==> flow/design.v <==
`timescale 1ns / 1ps
module Filter(
  	input clk,
	input rst,
	input en,
	input [3:0] addr,
	output reg [8:0] out
    );
reg signed [8:0] sobel_val;
always @(*) begin
	case(addr)
		4'd1, 4'd3, 4'd5, 4'd7: sobel_val = -9'sd1;
		4'd4: sobel_val = 9'sd4;
		default: sobel_val = 9'sd0;
	endcase
end
always@(posedge clk) begin
		if(rst) begin
			out <= 0;
		end
		if(en) begin
			out <= sobel_val;
		end
	end
endmodule
`timescale 1ns / 1ps
module convolution(
  	input clk,
	input signed [8:0] in1,  
	input signed [8:0] in2,
	input [8:0] height,
	input [8:0] width,
	input rst,
	input en,
	input clear,
	output reg [20:0] out,
	output reg done
    );
	reg signed [26:0] data;
	reg [9:0] counter;
	always@(posedge clk) begin
		if(rst || clear)
			counter <= 0;
		else if(en) begin
			if(counter < (height*width)) begin
				counter <= counter + 1;
			end
			else begin
				counter <= 1;
			end
		end
	end
	always@(posedge clk) begin
		if(rst || clear) begin
			data <= 0;
			done <= 0;
		end
		else if(en) begin
			if(counter < (height*width)) begin
				data <= data + in1*in2;
				done <= 0;
			end
			else begin
				if(data > 1048575)
					out <= 1048575;
				else if (data < -1048576) 
					out <= -1048576;
				else
					out <= data; 
				data <= in1*in2;
				done <= 1; 
			end
		end
	end
endmodule
`timescale 1ns / 1ps
module maxpool(
   	input signed [20:0] in,
	input clk,
	input rst,
	input en,
	input [3:0] factor,
	output reg done,
	output reg [20:0] out,
	output [20:0] max
    );
	reg signed [20:0] cur_max;
	reg signed [20:0] abs_max;
	reg [7:0] counter;
	wire [7:0] size;
	wire [4:0] addr;
	wire [20:0] tempout;
	assign addr = counter;
	assign size = factor*factor;
	assign tempout = cur_max;
	assign max = abs_max;
	always@(posedge clk) begin
		if(rst) begin
			cur_max <= 21'b100000000000000000000;
			abs_max <= 0;
			counter <= 0;
			done <= 0;
		end
		else begin
		done <= 0;
		if(en) begin
			if(counter < size) begin
				counter <= counter + 1;
				if(in > cur_max) begin
					cur_max <= in;
				end
			end
			else begin
				done <= 1;
				counter <= 1;
				out <= cur_max;
				cur_max <= in;
			end
			if(in > abs_max) begin
				abs_max <= in;
			end
		end
		end
	end
endmodule
`timescale 1ns / 1ps
module address_l1(
  	input clk,
	input rst,
	input en,
	input [8:0] ht_sm,
	input [8:0] ht_lg,
	input [8:0] wt_sm,
	input [8:0] wt_lg,
	input [9:0] count,
	output [17:0] address_lg,
	output reg conv_done
    );
	wire [8:0] addrx, addry;
	reg [8:0] ADDRX, ADDRY;
	reg [8:0] OFFSET_X, OFFSET_Y;
	assign addrx = ADDRX + OFFSET_X;
	assign addry = ADDRY + OFFSET_Y;
	assign address_lg = addrx + addry*wt_lg;
	always@(posedge clk) begin
		if(rst) begin
			ADDRX <= 0;
			ADDRY <= 0;
			OFFSET_X <= 0;
			OFFSET_Y <= 0;
			conv_done <= 0;
		end
		else if(en) begin
			if(ADDRX < (wt_sm-1)) begin
				ADDRX <= ADDRX + 1;
				conv_done <= 0;
			end
			else begin
				ADDRX <= 0;
				if(ADDRY < (ht_sm-1)) begin
					ADDRY <= ADDRY + 1;
				end
				else begin
					ADDRY <= 0;
				end
			end
			if (count==(ht_sm*wt_sm-1)) begin
				if(OFFSET_X < (wt_lg-wt_sm)) begin
					OFFSET_X <= OFFSET_X + 1;
				end
				else begin
					OFFSET_X <= 0;
					if(OFFSET_Y < (ht_lg-ht_sm)) begin
						OFFSET_Y <= OFFSET_Y + 1;
					end
					else begin
						ADDRX <= 0;
						ADDRY <= 0;
						OFFSET_X <= 0;
						OFFSET_Y <= 0;
						conv_done <= 1;
					end
				end
			end
		end
	end
endmodule
`timescale 1ns / 1ps
module address_l2(
	input clk,
	input rst,
	input en,
	input [8:0] ht_sm,
	input [8:0] ht_lg,
	input [8:0] wt_sm,
	input [8:0] wt_lg,
	input [9:0] count1,
	input [8:0] factor,
	output [17:0] address_lg,
	output reg conv_done
    );
	wire [8:0] addrx, addry;
	reg [8:0] ADDRX, ADDRY;
	reg [8:0] OFFSET_X1, OFFSET_Y1, OFFSET_X2, OFFSET_Y2;
	wire [9:0] limit1;
	wire [9:0] limit2;
	assign limit1 = ht_sm*wt_sm-1;
	assign limit2 = factor*factor-1;
	assign addrx = ADDRX + OFFSET_X1 + OFFSET_X2;
	assign addry = ADDRY + OFFSET_Y1 + OFFSET_Y2;
	assign address_lg = addrx + addry*wt_lg;
	reg [9:0] count2;
	always @(posedge clk) begin
		if (rst) begin
			count2 <= 0;
		end
		else if (en) begin
			if(count1 == limit1) begin
				if(count2 < limit2) begin
					count2 <= count2 + 1;
				end
				else 
					count2 <= 0;
			end
		end
	end
	always@(posedge clk) begin
		if(rst) begin
			ADDRX <= 0;
			ADDRY <= 0;
			OFFSET_X1 <= 0;
			OFFSET_Y1 <= 0;
			OFFSET_X2 <= 0;
			OFFSET_Y2 <= 0;
			conv_done <= 0; 
		end
		else if(en) begin
			if(ADDRX < (wt_sm-1)) begin
				ADDRX <= ADDRX + 1;
				conv_done <= 0;
			end
			else begin
				ADDRX <= 0;
				if(ADDRY < (ht_sm-1)) begin
					ADDRY <= ADDRY + 1;
				end
				else begin
					ADDRY <= 0;
				end
			end
			if (count1==limit1) begin
				if(OFFSET_X1 < factor-1) begin
					OFFSET_X1 <= OFFSET_X1 + 1;
				end
				else begin
					OFFSET_X1 <= 0;
					if(OFFSET_Y1 < factor-1) begin
						OFFSET_Y1 <= OFFSET_Y1 + 1;
					end
					else begin
						OFFSET_X1 <= 0;
						OFFSET_Y1 <= 0;
					end
				end
				if (count2==limit2) begin
					if(OFFSET_X2 < (wt_lg-wt_sm-factor*2+1)) begin
						OFFSET_X2 <= OFFSET_X2 + factor;
					end
					else begin
						OFFSET_X2 <= 0;
						if(OFFSET_Y2 < (ht_lg-ht_sm-factor*2+1)) begin
							OFFSET_Y2 <= OFFSET_Y2 + factor;
						end
						else begin
							ADDRX <= 0;
							ADDRY <= 0;
							OFFSET_X1 <= 0;
							OFFSET_Y1 <= 0;
							OFFSET_Y2 <= 0;
							conv_done <= 1;
						end
					end
				end
			end
		end
	end
endmodule
`timescale 1ns / 1ps
module Top_convolution(
 input clk,
	input rst,
	input start,
	input en,
	input [12:0] addr,
	output [20:0] out,
	output [20:0] max_pl,
	output reg done,
	output pat_en,
	output [9:0] pat_addr,
	input [7:0] pat_dout,
	output img_en,
	output [17:0] img_addr,
	input [7:0] img_dout,
	output pc_en,
	output pc_we,
	output [9:0] pc_addr,
	output [10:0] pc_din,
	input [10:0] pc_dout,
	output ic_en,
	output ic_we,
	output [17:0] ic_addr,
	output [10:0] ic_din,
	input [10:0] ic_dout,
	output pl_en,
	output pl_we,
	output [12:0] pl_addr,
	output [20:0] pl_din,
	input [20:0] pl_dout
    );
	assign out = out_pl;
	reg [8:0] HT_SM, WT_SM;
	wire [8:0] ht_sm, wt_sm; 
	reg [8:0] HT_LG, WT_LG;
	wire [8:0] ht_lg, wt_lg;
	assign ht_sm = HT_SM;
	assign wt_sm = WT_SM;
	assign ht_lg = HT_LG;
	assign wt_lg = WT_LG;
	parameter [8:0] height_fil = 10, width_fil = 8, side_lap = 3, height_filpro = 8, width_filpro = 6,
	height_image = 48, width_image = 40, height_impro = 46, width_impro = 38, factor = 5;
	parameter [3:0] idle = 0, setup = 1, conv_p1 = 2, conv_p2 = 3, delay_p1 = 4, delay_p2 = 5, maxpl = 6, read = 15;
	reg [3:0] current_state, next_state;
	wire done_conv, done_maxpl;
	reg en_conv;
	wire en_maxpl;
	reg en_cnt_l1, en_cnt_l2, en_cnt_sm;
	reg clear;
	wire conv_done_l1, conv_done_l2;
	reg [1:0] conv_sel;
	assign en_maxpl = (conv_sel==3)? done_conv:0;
	wire signed [8:0] in1, in2;
	wire [20:0] out_conv;
	assign in1 = (conv_sel==2'b00)? 0: 
					(conv_sel==2'b01)? out_f: 
					(conv_sel==2'b10)? out_i:out_ip[10:2];
	assign in2 = (conv_sel==2'b00)? 0: 
					(conv_sel==2'b11)? out_fp[10:2]: out_lap;
	wire signed [20:0] in_maxpl, out_maxpl;
	assign in_maxpl = out_conv;
	reg [9:0] ADDR_SM;
	wire [17:0] addr_lg_l1;
	wire [17:0] addr_lg_l2;
	reg [17:0] ADDR_OUT;
	wire en_f, en_i, en_fp, en_ip, en_lap, en_pl;
	reg wr_ip, wr_fp, wr_pl;
	wire [9:0] addr_f;
	wire [17:0] addr_i;
	wire [9:0] addr_fp;
	wire [17:0] addr_ip;
	wire [12:0] addr_pl;
	wire [3:0] addr_lap;
	wire [10:0] in_fp, in_ip;
	wire [10:0] out_fp, out_ip;
	wire signed [20:0] in_pl;
	assign in_fp = out_conv[10:0];
	assign in_ip = out_conv[10:0];
	assign in_pl = out_maxpl;
	wire signed [8:0] out_lap;
	wire signed [7:0] out_i, out_f;	
	wire signed [20:0] out_pl;
	assign en_lap = (conv_sel==3||conv_sel==0)? 0:1;
	assign en_f = (conv_sel==1)? 1:0;
	assign en_i = (conv_sel==2)? 1:0;
	assign en_fp = (conv_sel==0)? 0:
						(conv_sel==1)? done_conv:
						(conv_sel==3)? 1:0;
	assign en_ip = (conv_sel==0)? 0:
						(conv_sel==2)? done_conv:
						(conv_sel==3)? 1:0;
	assign en_pl = (done)? en:done_maxpl;
	assign addr_f = (conv_sel==1)? addr_lg_l1:0;
	assign addr_i = (conv_sel==2)? addr_lg_l1:0;
	assign addr_lap = (conv_sel==0||conv_sel==3)? 0:ADDR_SM;
	assign addr_ip = (conv_sel==0)? 0: 
						  (conv_sel==3)? addr_lg_l2:ADDR_OUT; 
	assign addr_fp = (conv_sel==0)? 0: 
						  (conv_sel==1)? ADDR_OUT[9:0]:ADDR_SM;
	assign addr_pl = (done)? addr:ADDR_OUT[12:0];
	Filter Sobel (
    .clk(clk), 
    .rst(rst), 
    .en(en_lap), 
    .addr(addr_lap),  
    .out(out_lap)
    );
	assign pat_en = en_f;
	assign pat_addr = addr_f;
	assign out_f = pat_dout;
	assign img_en = en_i;
	assign img_addr = addr_i;
	assign out_i = img_dout;
	assign pc_en = en_fp;
	assign pc_we = wr_fp;
	assign pc_addr = addr_fp;
	assign pc_din = in_fp;
	assign out_fp = pc_dout;
	assign ic_en = en_ip;
	assign ic_we = wr_ip;
	assign ic_addr = addr_ip;
	assign ic_din = in_ip;
	assign out_ip = ic_dout;
	assign pl_en = en_pl;
	assign pl_we = wr_pl;
	assign pl_addr = addr_pl;
	assign pl_din = in_pl;
	assign out_pl = pl_dout;
	wire out_trig;
	assign out_trig = (conv_sel==2'b11)? done_maxpl:done_conv;
	always@(posedge clk) begin
		if(rst || clear) begin
			ADDR_OUT <= 0;
		end
		else if(out_trig) begin
			ADDR_OUT <= ADDR_OUT + 1;
		end	
	end
	address_l1 addr_l1 (
    .clk(clk), 
    .rst(rst||clear), 
    .en(en_cnt_l1), 
    .ht_sm(ht_sm), 
    .ht_lg(ht_lg), 
    .wt_sm(wt_sm), 
    .wt_lg(wt_lg), 
    .count(ADDR_SM), 
    .address_lg(addr_lg_l1), 
    .conv_done(conv_done_l1)
    );
	address_l2 addr_l2 (
    .clk(clk), 
    .rst(rst||clear), 
    .en(en_cnt_l2), 
    .ht_sm(ht_sm), 
    .ht_lg(ht_lg), 
    .wt_sm(wt_sm), 
    .wt_lg(wt_lg), 
	 .count1(ADDR_SM),
    .factor(factor), 
    .address_lg(addr_lg_l2), 
    .conv_done(conv_done_l2)
    );
	always@(posedge clk) begin
		if(rst||clear) begin
			ADDR_SM <= 0;
		end
		else if(en_cnt_l1||en_cnt_l2) begin
			if(ADDR_SM < (ht_sm*wt_sm-1)) begin
				ADDR_SM <= ADDR_SM + 1;
			end
			else begin
				ADDR_SM <= 0;
			end	
		end
	end
	convolution convolution (
	 .clk(clk),
    .in1(in1), 
    .in2(in2), 
    .height(ht_sm), 
    .width(wt_sm), 
    .rst(rst), 
    .en(en_conv), 
	 .clear(clear),
    .out(out_conv), 
    .done(done_conv)
    );
	maxpool maxpool (
    .in(in_maxpl), 
    .clk(clk), 
    .rst(rst), 
    .en(en_maxpl), 
    .factor(factor), 
    .done(done_maxpl), 
    .out(out_maxpl),
	 .max(max_pl)
    );
	always @(posedge clk) begin 
		if (rst) begin
			HT_SM <= 0;
			WT_SM <= 0;
			HT_LG <= 0;
			WT_SM <= 0;
			en_conv <= 0;
			en_cnt_l1 <= 0;
			en_cnt_l2 <= 0;
			wr_ip <= 0;
			wr_fp <= 0;
			wr_pl <= 0;
			clear <= 0;
			conv_sel <= 2'b00;
			done <= 0;
			current_state <= idle;
		end
		else
		case(current_state)
			idle: begin
				if(start)
					current_state <= setup;
				else
					current_state <= idle;
			end
			setup: begin
				case(conv_sel) 
					0: begin
						HT_SM <= side_lap;
						WT_SM <= side_lap;
						HT_LG <= height_fil;
						WT_LG <= width_fil;
						en_cnt_l1 <= 1;
						wr_fp <= 1;
						conv_sel <= 2'b01;
					end
					1: begin
						HT_SM <= side_lap;
						WT_SM <= side_lap;
						HT_LG <= height_image;
						WT_LG <= width_image;
						en_cnt_l1 <= 1;
						wr_ip <= 1;
						conv_sel <= 2'b10;
					end
					2: begin
						HT_SM <= height_filpro;
						WT_SM <= width_filpro;
						HT_LG <= height_impro;
						WT_LG <= width_impro;
						en_cnt_l2 <= 1;
						wr_pl <= 1;
						conv_sel <= 2'b11;
					end
				endcase
				current_state <= conv_p1;
			end
			conv_p1: begin
				en_conv <= 1;
				if(conv_done_l1) begin
					en_cnt_l1 <= 0;
					current_state <= conv_p2;
				end
				else if(conv_sel != 3)
					current_state <= conv_p1;
				else
					current_state <= maxpl;
			end
			conv_p2: begin
				en_conv <= 0;
				current_state <= delay_p1;
			end
			maxpl: begin
				if(conv_done_l2) begin
					en_cnt_l2 <= 0;
					current_state <= delay_p1;
				end
				else
					current_state <= maxpl;
			end
			delay_p1: begin
				if(conv_sel==3) begin
					if(done_maxpl) begin
						clear <= 1;
						wr_pl <= 0;
						current_state <= delay_p2;
					end
					else 
						current_state <= delay_p1;
				end
				else begin
					clear <= 1;
					wr_fp <= 0;
					wr_ip <= 0;
					current_state <= delay_p2;
				end
			end
			delay_p2: begin
				clear <= 0;
				if (conv_sel != 3) 
					current_state <= setup;
				else begin
					current_state <= read;
					conv_sel <= 2'b00;
				end
			end
			read: begin
				conv_sel <= 2'b00;
				done <= 1;
			end
		endcase
	end
endmodule
* From RTL to reports: Top_convolution *
What the tools print for Top_convolution, step after step.
Line numbers count from 1 in the design file above.
Cell names lack the library's common part.
Not given: n/a

design
  top module = Top_convolution
  clock input = clk
  cell library = sky130hd
  timing corner = tt_025C_1v80

* After elaboration *
Counts by Yosys on the flattened word-level netlist (proc, flatten, opt, wreduce; memories kept). Register bits leave out memories and registers merged into their read ports (data or address). Print and check cells are left out.

bit counts
  register bits = 320
  word-level cells = 285
  output and inout bits = 163
  bits of input ports = 76

cells by class
  reductions and logical operators = 37
  eq/ne operators = 32
  $add $sub $neg = 35
  order comparisons = 18
  multiplexer cells = 112
  bitwise logic cells = 7
  multipliers = 5

operators by type and width
  cell                                                             count
  9-bit by 9-bit multiplier with 18-bit output                     4
  9-bit two-way mux                                                40
  9-bit by 32-bit < comparator with 1-bit output                   6
  9-bit by 9-bit multiplier with 10-bit output                     1
  9-bit by 1-bit adder with 9-bit output with constant B           8
  32-bit by 1-bit adder with 32-bit output with constant B         2
  32-bit by 4-bit subtractor with 32-bit output with constant B    2
  21-bit two-way mux                                               3
  10-bit two-way mux                                               6
  9-bit adder                                                      6
  9-bit case mux with 3-bit select                                 2
  9-bit case mux with 2-bit select                                 3
  18-bit two-way mux                                               3
  21-bit > comparator                                              2
  9-bit by 18-bit adder with 18-bit output                         2
  1-bit two-way mux                                                36
  10-bit by 32-bit < comparator with 1-bit output                  1
  10-bit by 32-bit == test with 1-bit output                       1
  32-bit by 1-bit subtractor with 32-bit output with constant B    1
  10-bit by 1-bit adder with 10-bit output with constant B         3
  3-bit AND reduction                                              10
  4-bit case mux with 7-bit select                                 1
  27-bit by 21-bit > comparator with 1-bit output with constant B  1
  27-bit by 21-bit < comparator with 1-bit output with constant B  1
  27-bit adder                                                     1
  27-bit two-way mux                                               1
  4-bit by 3-bit == test with 1-bit output with constant B         6
  9-bit by 1-bit subtractor with 10-bit output with constant B     2

Other operator kinds: 39; their cells: 91.

* Longest topological paths *
Depth = most cells in a row (Yosys ltp): at word level without a register or memory, in the mapped netlist without a sequential cell, where the memories' decode and read muxes count.

depth
  depth after elaboration = 8
  ABC_AREA = 0
  gate-level depth with buffers = 33
  gate-level depth less buffers = 32

* After synthesis *
The flow's flattened synthesis, as Yosys stat reports it; memories are mapped. The netlist is that of the ABC_AREA named above (0 if unset); the other value can give another one.
Totals and module areas in this step are rounded.

mapped netlist
  buffer cells = 152
  mapped cells = 3064
  area of sequential cells = 6340 um^2
  flip-flops = 293
  synthesis area = 26800 um^2

cell types
  cell type  count  total area (um^2)
  dfxtp_1    246    4.92E+03
  ha_1       376    4.7E+03
  fa_1       131    2.62E+03
  edfxtp_1   47     1.41E+03
  inv_1      295    1.11E+03
  nor2_1     258    968.429
  xnor2_1    108    945.907
  a21oi_1    187    935.898
  mux2i_1    83     830.797
  nand2_1    206    773.242
  nand2b_1   93     581.808
  and2_1     87     544.272
  a21o_1     70     525.504
  xor2_1     60     525.504
  o21ai_0    89     445.427
  buf_4      45     337.824
  clkbuf_1   81     304.042
  nand3_1    59     295.283

Not listed: further types 76, cells in them 543.
The figures by module come from a second, unflattened synthesis with its own total; it is not the netlist above.

second synthesis, totals
  cells (unflattened synthesis) = 4930
  area total of the unflattened synthesis = 41300 um^2

Each row is one instance without its submodules.

by module
  module           sequential area (um^2)  area (um^2)  times used  cells
  address_l2       1300                    13500        1           1598
  address_l1       741                     10500        1           1271
  convolution      1390                    8300         1           936
  maxpool          1650                    4720         1           562
  Top_convolution  1190                    4200         1           548
  Filter           60.1                    163          1           15

* Path before layout *
Source: OpenSTA report_checks on the synthesized netlist (no wires, ideal clock, input and output delay 20% of the period each), path of least setup slack; recovery checks are left aside. Register names are those of the netlist, which keeps one name where synthesis merged equal registers.

path after synthesis
  path kind = input to register
  start point = input pc_dout[10]
  end point = register convolution.data[26]
  setup slack = 1.389 ns
  time at the first pin = 2.200 ns
  input delay = 2.200 ns
  library setup time = 0.071 ns
  data required time = 10.929 ns
  arrival = 9.540 ns
  period = 11.0 ns
  delay of the path = 7.411 ns
  stages on the path = 28
  path buffers = 1
  synthesis period reached = 9.611 ns

"delay of the path" is the arrival time less input delay plus setup time.
"stages on the path" counts driving pins, that of a launching flip-flop among them; a cell with two outputs on the path counts twice.
"synthesis period reached" = period - worst setup slack (recovery checks aside). The figure is calculated, with input and output delays left at 20% of the set period.
Between the ends stands the longest chain of elaborated cells between them, by number of cells; it is not shown to be the way that was timed. Of several equally long chains one is given.
A line is the first line of the expression or statement that the cell stems from. Yosys adds cells for indexed reads and writes and turns some case tables into memories.
A register here has more assigning lines than the two given.

between the ends, after synthesis
  path through = a21oi_1 -> or2_2 -> clkbuf_1 -> nand2b_1 -> fa_1 -> fa_1 -> inv_1 -> fa_1 -> fa_1 -> inv_1 -> fa_1 -> inv_1 -> ha_1 -> a21oi_1 -> o211ai_1 -> a311oi_2 -> nor2_1 -> xnor2_1 -> ha_1 -> a21oi_1 -> nand3_1 -> a2bb2oi_1 -> o211ai_1 -> a211o_1 -> o31a_1 -> or4b_1 -> o41a_1 -> nand3_1
  cells in the longest elaborated chain = 5
  elaborated cells between the ends (all ways) = 5
  those cells by class = 1 x add/sub; 1 x mul; 3 x mux

RTL lines, path after synthesis
  element                                       line  text
  start: declaration                            308   input [10:0] pc_dout,
  9-bit two-way mux                             347   (conv_sel==2'b11)? out_fp[10:2]: out_lap;
  9-bit two-way mux                             346   assign in2 = (conv_sel==2'b00)? 0:
  9-bit by 9-bit multiplier with 18-bit output  60    data <= data + in1*in2;
  27-bit adder                                  60
  27-bit two-way mux                            59    if(counter < (height*width)) begin
  end: assignment                               60
  end: assignment                               70    data <= in1*in2;
  end: declaration                              39    reg signed [26:0] data;

* Timing after layout *
From the final timing report of flow run A: the path of least setup slack in the routed layout; clock arrival at registers is part of the times.

path post-layout
  path kind = register to output
  start point = register addr_l2.OFFSET_Y2[1]
  end point = output ic_addr[12]
  period = 11.0 ns
  arrival = 7.71 ns
  stages on the path = 26
  time at the first pin = 0.56 ns
  external output delay = 2.20 ns
  data required time = 8.80 ns
  path buffers = 1
  setup slack = 1.09 ns

Between the ends stands the longest chain of elaborated cells between them, by number of cells; it is not shown to be the way that was timed. Of several equally long chains one is given.
A register here has more assigning lines than the two given.

between the ends, post-layout
  path through = dfxtp_1 -> fa_1 -> ha_1 -> fa_1 -> a21oi_1 -> nor2_1 -> nor2_1 -> o21bai_1 -> a21oi_1 -> xnor2_1 -> and2_1 -> ha_1 -> fa_1 -> ha_1 -> inv_1 -> fa_1 -> inv_1 -> fa_1 -> ha_1 -> inv_1 -> o21bai_1 -> a211oi_1 -> o21bai_1 -> or4b_2 -> o221ai_1 -> clkdlybuf4s50_1
  cells in the longest elaborated chain = 5
  elaborated cells between the ends (all ways) = 5
  RTL lines with such cells = 4
  those cells by class = 2 x add/sub; 1 x mul; 2 x mux

RTL lines, path post-layout
  element                                       line  text
  start: declaration                            204   reg [8:0] OFFSET_X1, OFFSET_Y1, OFFSET_X2, OFFSET_Y2;
  start: assignment                             234   OFFSET_Y2 <= 0;
  start: assignment                             272   OFFSET_Y2 <= OFFSET_Y2 + factor;
  9-bit adder                                   210   assign addry = ADDRY + OFFSET_Y1 + OFFSET_Y2;
  9-bit by 9-bit multiplier with 18-bit output  211   assign address_lg = addrx + addry*wt_lg;
  9-bit by 18-bit adder with 18-bit output      211
  18-bit two-way mux                            385   (conv_sel==3)? addr_lg_l2:ADDR_OUT;
  18-bit two-way mux                            384   assign addr_ip = (conv_sel==0)? 0:
  end: declaration                              311   output [17:0] ic_addr,

Subject: Top_convolution on sky130hd, stored results

Hello all,

Record of 4 stored runs of the RTL-to-layout flow on Top_convolution, platform sky130hd. The runs are unordered. Constraints: input delay and output delay 20% of the set period each, output load 0.01 pF.
"total power of the final layout": no workload was simulated; the value follows from the tool's default switching activity.
The results are shown rounded.
A setting shown as -- is not set for that run.
Among the results, -- means that no value is shown for the run.

item                                      flow run A  flow run B  flow run C  flow run D
CELL_PAD_IN_SITES_GLOBAL_PLACEMENT        1           --          --          1
CORE_MARGIN                               9           2           2           9
HOLD_SLACK_MARGIN                         0.15        --          --          0.15
MAX_ROUTING_LAYER                         met4        met4        met4        met5
SETUP_SLACK_MARGIN                        -0.15       --          1.07        -0.15
TNS_END_PERCENT                           75          --          --          100
period_ns                                 11.0        6.43        6.62        11.0
CAP_MARGIN                                20          40          25          20
CORE_UTILIZATION                          40          38          40          40
SLEW_MARGIN                               20          15          40          5
CELL_PAD_IN_SITES_DETAIL_PLACEMENT        --          1           --          --
GPL_ROUTABILITY_DRIVEN                    --          1           --          0
GPL_TIMING_DRIVEN                         --          0           --          0
PLACE_DENSITY                             --          0.84        0.65        --
CORE_ASPECT_RATIO                         --          --          1.34        --
MIN_ROUTING_LAYER                         --          --          met2        --
ABC_AREA                                  --          --          --          1
chip area after synthesis (Yosys) (um^2)  26800       --          26800       27700
sum of negative setup slack (ns)          0.000       --          -20.6       0.000
utilization after routing (%)             46.3        --          53.3        47.1
total power of the final layout (mW)      2.96        --          4.81        3.27
smallest setup slack (ns)                 1.09        --          -1.22       0.958
die size (um^2)                           76500       --          69000       79000

Flow run B: unfinished; error ODB-0269 in routing

Thanks
